==> flow/design.v <==
`timescale 1ns / 1ps
module change(
input clk,
input [9:0] n,
output reg[7:0]s1,
output reg[7:0]s2,
output reg[7:0]s3
    );
parameter zero = 8'b11000000;  
parameter one = 8'b11111001;   
parameter two = 8'b10100100;   
parameter three = 8'b10110000; 
parameter four = 8'b10011001;  
parameter five = 8'b10010010;  
parameter six = 8'b10000010;   
parameter seven = 8'b11111000; 
parameter eight = 8'b10000000; 
parameter nine = 8'b10010000;  
always@(posedge clk)begin
    case(n/100)
         0: s1<=zero;
         1: s1<=one;
         2: s1<=two;
         3: s1<=three;
         4: s1<=four;
         5: s1<=five;
         6: s1<=six;
         7: s1<=seven;
         8: s1<=eight;
         9: s1<=nine;
    endcase
    case((n-(n/100)*100)/10)
         0: s2<=zero;
         1: s2<=one;
         2: s2<=two;
         3: s2<=three;
         4: s2<=four;
         5: s2<=five;
         6: s2<=six;
         7: s2<=seven;
         8: s2<=eight;
         9: s2<=nine;
    endcase
    case(n-(n/100)*100-((n-(n/100)*100)/10)*10)
         0: s3<=zero;
         1: s3<=one;
         2: s3<=two;
         3: s3<=three;
         4: s3<=four;
         5: s3<=five;
         6: s3<=six;
         7: s3<=seven;
         8: s3<=eight;
         9: s3<=nine;
        endcase
end
endmodule
`timescale 1ns / 1ps
module turn(
input clk,rst,sw,
input [0:0]next,
input [3:0]n,  
output [9:0] num, 
output reg signed [31:0] n1,
output reg signed [31:0] n2,
output reg signed [31:0] n3,
output reg[7:0] show1,
output reg[7:0]show2,
output reg[7:0]show3
    );
reg [2:0]state,next_state;
parameter zero = 8'b11000000;  
parameter one = 8'b11111001;   
parameter two = 8'b10100100;   
parameter three = 8'b10110000; 
parameter four = 8'b10011001;  
parameter five = 8'b10010010;  
parameter six = 8'b10000010;   
parameter seven = 8'b11111000; 
parameter eight = 8'b10000000; 
parameter nine = 8'b10010000;  
parameter none=8'b11110111;
parameter start=3'b000;
parameter bai=3'b000;
parameter shi=3'b010;
parameter ge=3'b011;
reg [0:0]o;
reg flag1;
reg flag2;
reg e;
always@(posedge clk)
 if(n==12)e<=1'b1;
 else e<=1'b0;
wire [0:0]flag_out;
assign flag_out = (!flag2) && flag1;
always@(posedge clk)begin
	if(rst==1)begin
		flag1 <= 1'b0;
		flag2 <= 1'b0;
	end
	else begin
		flag1 <= e;
		flag2 <= flag1 ;
	end
end
always@(posedge clk)
    if(rst)begin   
        state<=bai;
    end
    else
    if(flag_out&&sw)
              state<=next_state;
always@(posedge clk)
    if(rst) next_state<=bai;
    else
    if(sw)
    case(state)
        bai:
            next_state<=shi;
        shi:
            next_state<=ge;
        ge:
            next_state<=bai;
    endcase
assign
 num=100*n1+10*n2+n3;
always@(posedge clk)
        if(rst)
        begin 
                n1<=0;
                n2<=0;
                n3<=0;
        end
        else if(sw)begin
        case(state)
                    bai:if(n<=9)n1<=n;
                    shi:if(n<=9)n2<=n;
                    ge:if(n<=9)n3<=n;
                endcase
        end       
always@(posedge clk)
    if(rst)
    begin    
        show1<=none;
        show2<=none;
        show3<=none;
    end
    else if(sw)
    begin
        case(n1)
            0: show1<=zero;
            1: show1<=one;
            2: show1<=two;
            3: show1<=three;
            4: show1<=four;
            5: show1<=five;
            6: show1<=six;
            7: show1<=seven;
            8: show1<=eight;
            9: show1<=nine;
        endcase
        case(n2)
            0: show2<=zero;
            1: show2<=one;
            2: show2<=two;
            3: show2<=three;
            4: show2<=four;
            5: show2<=five;
            6: show2<=six;
            7: show2<=seven;
            8: show2<=eight;
            9: show2<=nine;
        endcase
        case(n3)
            0: show3<=zero;
            1: show3<=one;
            2: show3<=two;
            3: show3<=three;
            4: show3<=four;
            5: show3<=five;
            6: show3<=six;
            7: show3<=seven;
            8: show3<=eight;
            9: show3<=nine;
               endcase
    end  
endmodule
`timescale 1ns / 1ps
module manager(
input clk,rst,rstk,sw,
input [0:0]next,
input [3:0]n,
input [2:0]mode,
input [9:0]moneyget,
input [9:0]timeget,
input swm,
input [0:0]nextt,
output reg[9:0]initial_money,
output reg [9:0]per_money,
output reg[9:0]num_of_park,
output reg[9:0]initial_vipmoney,
output reg [9:0]averagetime,
output reg[63:0]show
    );  
    reg nextti;
integer sumofcar;
reg [9:0]totaltime; 
reg [9:0]totalmoney;  
parameter set=3'b000;   
parameter ok=3'b001; 
parameter fail=3'b010;
parameter simoney=3'b011; 
parameter spmoney=3'b100; 
parameter snopark=3'b101;
parameter svmoney=3'b110;
parameter satime=3'b111;
parameter set_initial_money=3'b001;  
parameter set_per_money=3'b010;  
parameter set_initial_vipmoney=3'b011;  
parameter empty_park=3'b100;  
parameter set_park=3'b101;  
parameter show_money=3'b110;   
parameter zero = 8'b11000000;  
parameter one = 8'b11111001;   
parameter two = 8'b10100100;   
parameter three = 8'b10110000;
parameter four = 8'b10011001;  
parameter five = 8'b10010010;  
parameter six = 8'b10000010;   
parameter seven = 8'b11111000; 
parameter eight = 8'b10000000; 
parameter nine = 8'b10010000;  
parameter _A = 8'b10001000;    
parameter _B = 8'b10000011;    
parameter _C = 8'b11000110;    
parameter _D = 8'b10100001;    
parameter _E = 8'b10000110;    
parameter _F = 8'b10001110;    
parameter _G = 8'b11000010;    
parameter _H = 8'b10001001;    
parameter _I = 8'b11110000;    
parameter _J = 8'b11110001;    
parameter _K = 8'b10001010;    
parameter _L = 8'b11000111;    
parameter _M = 8'b11001000;    
parameter _N = 8'b10101011;    
parameter _O = 8'b10100011;    
parameter _P = 8'b10001100;    
parameter _Q = 8'b10011000;    
parameter _R = 8'b11001110;    
parameter _S = 8'b10110110;    
parameter _T = 8'b10000111;    
parameter _U = 8'b11000001;    
parameter _V = 8'b11100011;   
parameter _W = 8'b10000001;    
parameter _X = 8'b10011011;    
parameter _Y = 8'b10010001;    
parameter _Z = 8'b10100101;    
reg swt;
wire [9:0]num;
wire [3:0]n1t;
wire [3:0]n2t;
wire [3:0]n3t;
wire [7:0]show1t;
wire [7:0]show2t;
wire [7:0]show3t;
reg [2:0]state;
reg [2:0]next_state;
wire[7:0]im1;
wire[7:0]im2;
wire[7:0]im3;
wire[7:0]pm1;
wire[7:0]pm2;
wire[7:0]pm3;
wire[7:0]vim1;
wire[7:0]vim2;
wire[7:0]vim3;
wire[7:0]np1;
wire[7:0]np2;
wire[7:0]np3;
wire[7:0]at1;
wire[7:0]at2;
wire[7:0]at3;
turn t(.clk(clk),.rst(rstk),.sw(swt),.next(nextt),.n(n),.num(num),.n1(n1t),.n2(n2t),.n3(n3t),.show1(show1t),.show2(show2t),.show3(show3t));
change im(.clk(clk),.n(initial_money),.s1(im1),.s2(im2),.s3(im3));
change pm(.clk(clk),.n(per_money),.s1(pm1),.s2(pm2),.s3(pm3));
change vim(.clk(clk),.n(initial_vipmoney),.s1(vim1),.s2(vim2),.s3(vim3));
change np(.clk(clk),.n(num_of_park),.s1(np1),.s2(np2),.s3(np3));
change at(.clk(clk),.n(averagetime),.s1(at1),.s2(at2),.s3(at3));
reg e;
reg flag1;
reg flag2;
wire [0:0]flag_out;
always@(posedge clk)
 if(n==10)e<=1'b1;
 else e<=1'b0;
assign flag_out = (!flag2) && flag1;
always@(posedge clk)begin
	if(rst==1)begin
		flag1 <= 1'b0;
		flag2 <= 1'b0;
	end
	else begin
		flag1 <= e;
		flag2 <= flag1 ;
	end
end
reg flag11;
reg flag22;
wire [0:0]flag_out1;
assign flag_out1 = (!flag22) && flag11;
always@(posedge clk)begin
	if(rst==1)begin
		flag11 <= 1'b0;
		flag22 <= 1'b0;
	end
	else begin
		flag11 <= next;
		flag22 <= flag11 ;
	end
end
always@(posedge clk)    
      if(rst)
         begin
       if(mode==show_money)
            begin
               state<=simoney;
            end
            else begin 
              state<=set;
            end
       end
      else begin
         if(flag_out)begin
            state<=next_state;          
         end
      end
always@(posedge clk)
  if(rst)begin
  initial_money<=9;
          per_money<=5;        
          initial_vipmoney<=8;
          swt<=1'b1;
          num_of_park<=8;
          show<={8'b11111111,_M,_A,_N,_A,_G,_E,_R};    
end
  else 
  if(sw)begin    if(state==ok||state==fail)begin case(state)
   ok:
                                               show<={8'b11111111,_S,_U,_C,_C,_E,_S,_S};
                                           fail:
                                               show<={24'b11111111_11111111_11111111,_E,_R,_R,_O,_R};
                                               endcase
  end
  else if(sw)
                     case(mode)
                         set_initial_money:begin
                             show<={one,32'b11111111_11111111_11111111_11111111,show1t,show2t,show3t};
                             if(next&&num<20)
                             initial_money<=num;
                         end
                         set_per_money:begin
                             show<={two,32'b11111111_11111111_11111111_11111111,show1t,show2t,show3t}; 
                             if(next&&num<20)
                             per_money<=num;
                         end  
                         set_initial_vipmoney:begin
                             show<={three,32'b11111111_11111111_11111111_11111111,show1t,show2t,show3t}; 
                             if(next&&num<20)
                             initial_vipmoney<=num;
                         end
                         empty_park:
                             show<={four,16'b11111111_11111111,_E,_M,_P,_T,_Y}; 
                         set_park:begin
                             show<={five,32'b11111111_11111111_11111111_11111111,show1t,show2t,show3t};
                             if(next&&num<20)
                             num_of_park<=num;
                             end
                         show_money:
                               case(state)
                                          simoney:
                                              show<={one,one,one,16'b11111111_11111111,im1,im2,im3};
                                          spmoney:
                                              show<={two,two,two,16'b11111111_11111111,pm1,pm2,pm3}; 
                                          snopark:
                                              show<={three,three,three,16'b11111111_11111111,np1,np2,np3};
                                          svmoney:
                                              show<={four,four,four,16'b11111111_11111111,vim1,vim2,vim3};
                                          satime: 
                                              show<={seven,seven,seven,16'b11111111_11111111,at1,at2,at3};
                                          default:
                                          show<={one,one,one,16'b11111111_11111111,im1,im2,im3};
                                              endcase
                     endcase    
end
always@(posedge clk)      
    if(rst) next_state<=set;
    else
    begin
                   if(state==ok||state==fail)begin
                   next_state<=set;
                   end
                   else
                        case(mode)
                            set_initial_money:
                             if(num<20)
                                   next_state<=ok;
                                   else  next_state<=fail;
                            set_per_money:
                          if(num<20)
                                   next_state<=ok;
                              else  next_state<=fail;
                            set_initial_vipmoney:
                              if(num<20)
                                   next_state<=ok;
                                   else  next_state<=fail;
                            set_park:
                              if(num<20)
                                   next_state<=ok;
                                 else  next_state<=fail;
                            empty_park:
                                 next_state<=ok;
                            show_money:
                            case(state)
                            simoney:
                                 next_state<=spmoney;
                            spmoney:
                                 next_state<=snopark;
                            snopark:
                                 next_state<=svmoney;
                            svmoney:
                                 next_state<=satime;
                            default:
                                 next_state<= simoney;
                             endcase
                        endcase
                    end
always@(posedge clk)
  if(rst)begin
      totaltime<=0;
      totalmoney<=0;
      sumofcar<=0;
      averagetime<=0;
  end
  else if(swm)begin
      totaltime<=totaltime+timeget;
      totalmoney<=totalmoney+moneyget;
      sumofcar<=sumofcar+1;
      averagetime<=(sumofcar==0) ? 10'd0 : totaltime/sumofcar;
  end
endmodule
Wiki page: manager / tool data

**Reports on manager**

Each step is given for the RTL above and for the edited RTL.
Lines under "original" count in the file above, lines under "edited" in the edited file.
"difference" is "edited" less "original", of the values as shown; "rel. change" is that difference over "original", in percent.
Library cell names are shortened.
Not given: -

- Design top: manager
- Clock port: clk
- Library: sky130hd
- Corner: tt_025C_1v80

**Diff**

The edit as a unified diff against the file above.
This change comes from a script, not from a designer. The edited design behaves differently; no optimisation was intended.

```diff
@@ -278,5 +278,5 @@
 wire[7:0]np1;
 wire[7:0]np2;
-wire[7:0]np3;
+wire[6:0]np3;
 wire[7:0]at1;
 wire[7:0]at2;
```

**Word-level counts**

Counts by Yosys on the flattened word-level netlist (proc, flatten, opt, wreduce; memories kept). Register bits leave out memories and registers merged into their read ports (data or address). Print and check cells are left out. Cells with the same type and inputs are merged into one.

Bit counts:

| item | original | edited | difference | rel. change (%) |
|---|---|---|---|---|
| output and inout port bits | 114 | 114 | 0 | 0.00 |
| register bits | 330 | 329 | -1 | -0.30 |
| bits of input ports | 34 | 34 | 0 | 0.00 |

Cells by class:

| item | original | edited | difference | rel. change (%) |
|---|---|---|---|---|
| equal/unequal tests | 180 | 180 | 0 | 0.00 |
| add/sub/neg operators | 14 | 14 | 0 | 0.00 |
| div/mod/pow operators | 11 | 11 | 0 | 0.00 |
| multiply operators | 12 | 12 | 0 | 0.00 |
| magnitude comparators | 2 | 2 | 0 | 0.00 |
| multiplexer cells | 32 | 32 | 0 | 0.00 |
| reductions and logical operators | 58 | 58 | 0 | 0.00 |
| bitwise logic cells | 1 | 1 | 0 | 0.00 |

Operator list:

| operator | original | edited | difference | rel. change (%) |
|---|---|---|---|---|
| 8-bit parallel mux with 10-bit select | 18 | 17 | -1 | -5.56 |
| 63-bit parallel mux with 4-bit select | 1 | 0 | -1 | -100.00 |
| 64-bit parallel mux with 4-bit select | 0 | 1 | +1 | - |
| 7-bit parallel mux with 10-bit select | 0 | 1 | +1 | - |

Unchanged operator kinds not shown: 51.

**Logic depth**

Longest topological path by Yosys (ltp), each cell counted once; first at word level (registers and memories cut), then after technology mapping (sequential cells cut; the memories' decode and read muxes count).

Depth:

| item | original | edited | difference | rel. change (%) |
|---|---|---|---|---|
| word-level depth | 8 | 8 | 0 | 0.00 |
| ABC_AREA | 0 | 0 | - | - |
| depth in mapped cells | 409 | 444 | +35 | +8.56 |
| depth with buffers taken out | 381 | 407 | +26 | +6.82 |

**Synthesis result**

Yosys stat after the flow's synthesis: flattened, memories mapped to cells. It holds for the ABC_AREA given above (unset counts as 0); a run with the other value may have another netlist.

Cell types:

| cell type | original | edited | difference | rel. change (%) |
|---|---|---|---|---|
| nand3_1 | 215 | 288 | +73 | +33.95 |
| nor2_1 | 964 | 920 | -44 | -4.56 |
| inv_1 | 460 | 496 | +36 | +7.83 |
| nand2b_1 | 119 | 93 | -26 | -21.85 |
| nor4_1 | 84 | 58 | -26 | -30.95 |
| o21ai_0 | 522 | 546 | +24 | +4.60 |
| or2_2 | 73 | 96 | +23 | +31.51 |
| nor3_1 | 393 | 371 | -22 | -5.60 |
| o211ai_1 | 74 | 96 | +22 | +29.73 |
| o22ai_1 | 33 | 55 | +22 | +66.67 |
| nand2_1 | 760 | 779 | +19 | +2.50 |
| and3_1 | 71 | 90 | +19 | +26.76 |
| o21a_1 | 287 | 305 | +18 | +6.27 |
| nand4_1 | 67 | 82 | +15 | +22.39 |
| a211o_1 | 50 | 35 | -15 | -30.00 |
| o2111ai_1 | 35 | 49 | +14 | +40.00 |
| o311ai_0 | 11 | 25 | +14 | +127.27 |
| a21oi_1 | 669 | 682 | +13 | +1.94 |

Unchanged cell types not shown: 27.
The list need not be complete.

Synthesis totals:

| item | original | edited | difference | rel. change (%) |
|---|---|---|---|---|
| buffers | 321 | 335 | +14 | +4.36 |
| flip-flop cells | 293 | 296 | +3 | +1.02 |
| sequential area (um^2) | 6946.7 | 7006.7 | +60.0 | +0.86 |
| cells in the netlist | 9250 | 9298 | +48 | +0.52 |
| synthesis area (um^2) | 68429.4 | 68415.6 | -13.8 | -0.02 |

The figures by module come from a second, unflattened synthesis with its own total; it is not the netlist above.

Second synthesis, totals:

| item | original | edited | difference | rel. change (%) |
|---|---|---|---|---|
| cells (unflattened synthesis) | 10282 | 10487 | +205 | +1.99 |
| area (unflattened synthesis) (um^2) | 75321.0 | 75874.0 | +553.0 | +0.73 |

Rows give one instance, submodules left out.

By module, original:

| module | area (um^2) | sequential area (um^2) | times used | cells |
|---|---|---|---|---|
| manager | 37434.7 | 3052.9 | 1 | 5275 |
| change | 6942.9 | 630.6 | 5 | 926 |
| turn | 3171.8 | 800.8 | 1 | 377 |

By module, edited:

| module | area (um^2) | sequential area (um^2) | times used | cells |
|---|---|---|---|---|
| manager | 38002.7 | 3072.9 | 1 | 5485 |
| change | 6942.9 | 630.6 | 5 | 926 |
| turn | 3156.8 | 800.8 | 1 | 372 |

**Worst setup path after synthesis**

Path of least setup slack by OpenSTA after synthesis, without wires, with an ideal clock, recovery checks aside; 20% of the period is set as input and as output delay. Where synthesis merged equal registers, the netlist keeps one of their names.

Timing post-synthesis:

| item | original | edited | difference | rel. change (%) |
|---|---|---|---|---|
| path type | flip-flop to flip-flop | flip-flop to flip-flop | - | - |
| from | register sumofcar[0] | register sumofcar[9] | - | - |
| to | register averagetime[0] | register averagetime[0] | - | - |
| arrival time (ns) | 77.529 | 82.681 | +5.152 | +6.65 |
| path buffers | 34 | 43 | +9 | +26.47 |
| stages on the path | 390 | 426 | +36 | +9.23 |
| path delay (ns) | 77.663 | 82.801 | +5.138 | +6.62 |
| path slack (ns) | 42.337 | 37.199 | -5.138 | - |
| period (ns) | 120.0 | 120.0 | 0.0 | 0.00 |
| period reached after synthesis (ns) | 77.663 | 82.801 | +5.138 | +6.62 |

"path delay" = arrival - input delay + setup time.
"stages on the path": output pins that drive a net of the path, with the launching flip-flop's if there is one; two outputs of one cell count as two.
"period reached after synthesis" = period - worst setup slack (recovery checks aside). The figure is calculated, with input and output delays left at 20% of the set period.
The rows between start and end are the longest chain of elaborated cells between them; the timing report does not say that the signal goes this way. Where chains are equally long, one stands for them.
A line is the first line of the expression or statement that the cell stems from. Yosys adds cells for indexed reads and writes and turns some case tables into memories.

On the way, post-synthesis, original:
- Cells stage by stage: dfxtp_1 inv_1 ha_1 inv_1 nor3_1 nand3_1 nor2_1 ha_1 o21a_1 o21ai_0 or4_1 a21oi_1 ha_1 o21a_1 nor2_1 nand3b_1 nor2_1 ha_1 [354 not listed] a21o_1 a21o_1 a21o_1 a21o_1 a21o_1 a21oi_1 nor2b_1 o21ai_0 nand2b_1 a21o_1 a21o_1 a21o_1 a21o_1 a21oi_1 nor2b_1 o21ai_0 a211o_1 a211oi_1
- Length of the longest elaborated chain: 2
- Elaborated cells between the ends (all ways): 3
- Those cells by class: div (1); mux (1); reduce/logical (1)

Ends and longest elaborated chain, post-synthesis, original:

| item | line | RTL |
|---|---|---|
| start, declared | 206 | `integer sumofcar;` |
| start, assigned | 442 | `sumofcar<=0;` |
| start, assigned | 448 | `sumofcar<=sumofcar+1;` |
| 10-bit by 32-bit divider with 32-bit output | 449 | `averagetime<=(sumofcar==0) ? 10'd0 : totaltime/sumofcar;` |
| 10-bit 2-to-1 mux | 449 |  |
| end, assigned | 443 | `averagetime<=0;` |
| end, assigned | 449 |  |
| end, declared | 202 | `output reg [9:0]averagetime,` |

On the way, post-synthesis, edited:
- Cells stage by stage: dfxtp_1 inv_1 nand3_1 nor4_1 nand4_4 nor3_1 and3_1 ha_1 or4b_2 o2111a_1 ha_1 o21a_1 o21a_1 mux2_2 nor2b_1 ha_1 o21a_1 o21ai_0 [390 not listed] a21oi_1 nor2b_1 o21ai_0 nand2b_1 a21o_1 a21oi_1 nor2b_1 o21ai_0 nand2b_1 a21o_1 a21oi_1 nor2b_1 o21ai_0 a21oi_1 o21ai_0 a21oi_1 o211ai_1 nand2_1
- Length of the longest elaborated chain: 2
- Elaborated cells between the ends (all ways): 3
- Those cells by class: div (1); mux (1); reduce/logical (1)

Ends and longest elaborated chain, post-synthesis, edited:

| item | line | RTL |
|---|---|---|
| start, declared | 206 | `integer sumofcar;` |
| start, assigned | 442 | `sumofcar<=0;` |
| start, assigned | 448 | `sumofcar<=sumofcar+1;` |
| 10-bit by 32-bit divider with 32-bit output | 449 | `averagetime<=(sumofcar==0) ? 10'd0 : totaltime/sumofcar;` |
| 10-bit 2-to-1 mux | 449 |  |
| end, assigned | 443 | `averagetime<=0;` |
| end, assigned | 449 |  |
| end, declared | 202 | `output reg [9:0]averagetime,` |

**Path in the finished layout**

From the final timing report of the runs of pair A: the path of least setup slack in the routed layout; clock arrival at registers is part of the times.

Timing post-layout:

| item | original | edited | difference | rel. change (%) |
|---|---|---|---|---|
| path type | flip-flop to flip-flop | flip-flop to flip-flop | - | - |
| from | register sumofcar[14] | register sumofcar[22] | - | - |
| to | register averagetime[0] | register averagetime[0] | - | - |
| path slack (ns) | 7.19 | 7.07 | -0.12 | - |
| period (ns) | 95.2 | 95.2 | 0.0 | 0.00 |
| path buffers | 13 | 13 | 0 | 0.00 |
| arrival time (ns) | 88.50 | 88.62 | +0.12 | +0.14 |
| stages on the path | 373 | 396 | +23 | +6.17 |

The rows between start and end are the longest chain of elaborated cells between them; the timing report does not say that the signal goes this way. Where chains are equally long, one stands for them.

On the way, post-layout, original:
- Cells stage by stage: dfxtp_1 or3_1 nor4_1 nand3_2 nor2_1 ha_1 o21a_1 o21ai_0 or4_1 a21oi_1 ha_1 o21a_1 nor2_1 nand3b_1 nor2_1 ha_1 o21a_1 o21a_1 [337 not listed] a21o_1 a21o_1 a21o_1 a21o_1 a21o_1 a21oi_1 nor2b_1 o21ai_0 nand2b_1 a21o_1 a21o_1 a21o_1 a21o_1 a21oi_1 nor2b_1 o21ai_0 a211o_1 a211oi_1
- Length of the longest elaborated chain: 2
- Elaborated cells between the ends (all ways): 3
- Those cells by class: div (1); mux (1); reduce/logical (1)

Ends and longest elaborated chain, post-layout, original:

| item | line | RTL |
|---|---|---|
| start, declared | 206 | `integer sumofcar;` |
| start, assigned | 442 | `sumofcar<=0;` |
| start, assigned | 448 | `sumofcar<=sumofcar+1;` |
| 10-bit by 32-bit divider with 32-bit output | 449 | `averagetime<=(sumofcar==0) ? 10'd0 : totaltime/sumofcar;` |
| 10-bit 2-to-1 mux | 449 |  |
| end, assigned | 443 | `averagetime<=0;` |
| end, assigned | 449 |  |
| end, declared | 202 | `output reg [9:0]averagetime,` |

On the way, post-layout, edited:
- Cells stage by stage: dfxtp_1 or3_1 or4_4 and4b_2 nand4_4 nor3_2 and3_1 ha_1 or4b_2 o2111a_1 ha_1 o21a_1 o21a_1 mux2_2 nor2b_1 ha_1 o21a_1 o21ai_1 [360 not listed] nor2b_1 o21ai_0 nand2b_1 a21o_1 a21oi_1 nor2b_1 o21ai_0 nand2b_1 a21o_1 a21oi_1 nor2b_1 o21ai_0 a21oi_1 o21ai_0 buf_4 a21oi_1 o211ai_1 nand2_1
- Length of the longest elaborated chain: 2
- Elaborated cells between the ends (all ways): 3
- Those cells by class: div (1); mux (1); reduce/logical (1)

Ends and longest elaborated chain, post-layout, edited:

| item | line | RTL |
|---|---|---|
| start, declared | 206 | `integer sumofcar;` |
| start, assigned | 442 | `sumofcar<=0;` |
| start, assigned | 448 | `sumofcar<=sumofcar+1;` |
| 10-bit by 32-bit divider with 32-bit output | 449 | `averagetime<=(sumofcar==0) ? 10'd0 : totaltime/sumofcar;` |
| 10-bit 2-to-1 mux | 449 |  |
| end, assigned | 443 | `averagetime<=0;` |
| end, assigned | 449 |  |
| end, declared | 202 | `output reg [9:0]averagetime,` |

**Layout results**

Both versions went through the flow (Yosys, OpenROAD) with the same settings in each pair. Constraints: input delay and output delay 20% of the set period each, output load 0.01 pF.

Settings, pair A:
- period_ns: 95.2
- CAP_MARGIN: 20
- CORE_MARGIN: 2
- CORE_UTILIZATION: 40
- SLEW_MARGIN: 20

Measured results, pair A:

| item | original | edited | difference | rel. change (%) |
|---|---|---|---|---|
| standard-cell area of the final layout (um^2) | 73669.4 | 73890.9 | +221.5 | +0.30 |
| die footprint (um^2) | 174398.0 | 174365.0 | -33.0 | -0.02 |
| worst setup slack after layout (ns) | 7.186 | 7.068 | -0.118 | - |
| chip area after synthesis (Yosys) (um^2) | 68429.4 | 68415.6 | -13.8 | -0.02 |
| final design utilization | 0.434 | 0.436 | +0.002 | - |
| sum of negative setup slack (ns) | 0.000 | 0.000 | 0.000 | - |
| worst hold slack in the final report (ns) | 0.436 | 0.445 | +0.009 | - |
| achieved period (ns) | 88.014 | 88.132 | +0.118 | +0.13 |

Settings, pair B:
- CELL_PAD_IN_SITES_GLOBAL_PLACEMENT: 2
- CORE_UTILIZATION: 42
- CTS_CLUSTER_DIAMETER: 227
- GPL_ROUTABILITY_DRIVEN: 0
- GPL_TIMING_DRIVEN: 1
- MAX_ROUTING_LAYER: met5
- MIN_ROUTING_LAYER: met1
- PLACE_DENSITY: 0.9
- SETUP_SLACK_MARGIN: 2.35
- SLEW_MARGIN: 20
- period_ns: 170.0
- CAP_MARGIN: 20
- CORE_MARGIN: 2

Measured results, pair B:

| item | original | edited | difference | rel. change (%) |
|---|---|---|---|---|
| standard-cell area of the final layout (um^2) | 73484.2 | 73655.6 | +171.4 | +0.23 |
| die footprint (um^2) | 166170.0 | 166138.0 | -32.0 | -0.02 |
| worst setup slack after layout (ns) | 77.832 | 73.519 | -4.313 | - |
| chip area after synthesis (Yosys) (um^2) | 68429.4 | 68415.6 | -13.8 | -0.02 |
| final design utilization | 0.453 | 0.454 | +0.001 | - |
| sum of negative setup slack (ns) | 0.000 | 0.000 | 0.000 | - |
| worst hold slack in the final report (ns) | 0.444 | 0.431 | -0.013 | - |
| achieved period (ns) | 92.168 | 96.481 | +4.313 | +4.68 |

By "achieved period" is meant the clock period of the run minus its worst setup slack. This is arithmetic on one report: input and output delays are still those of the set period (20% each).
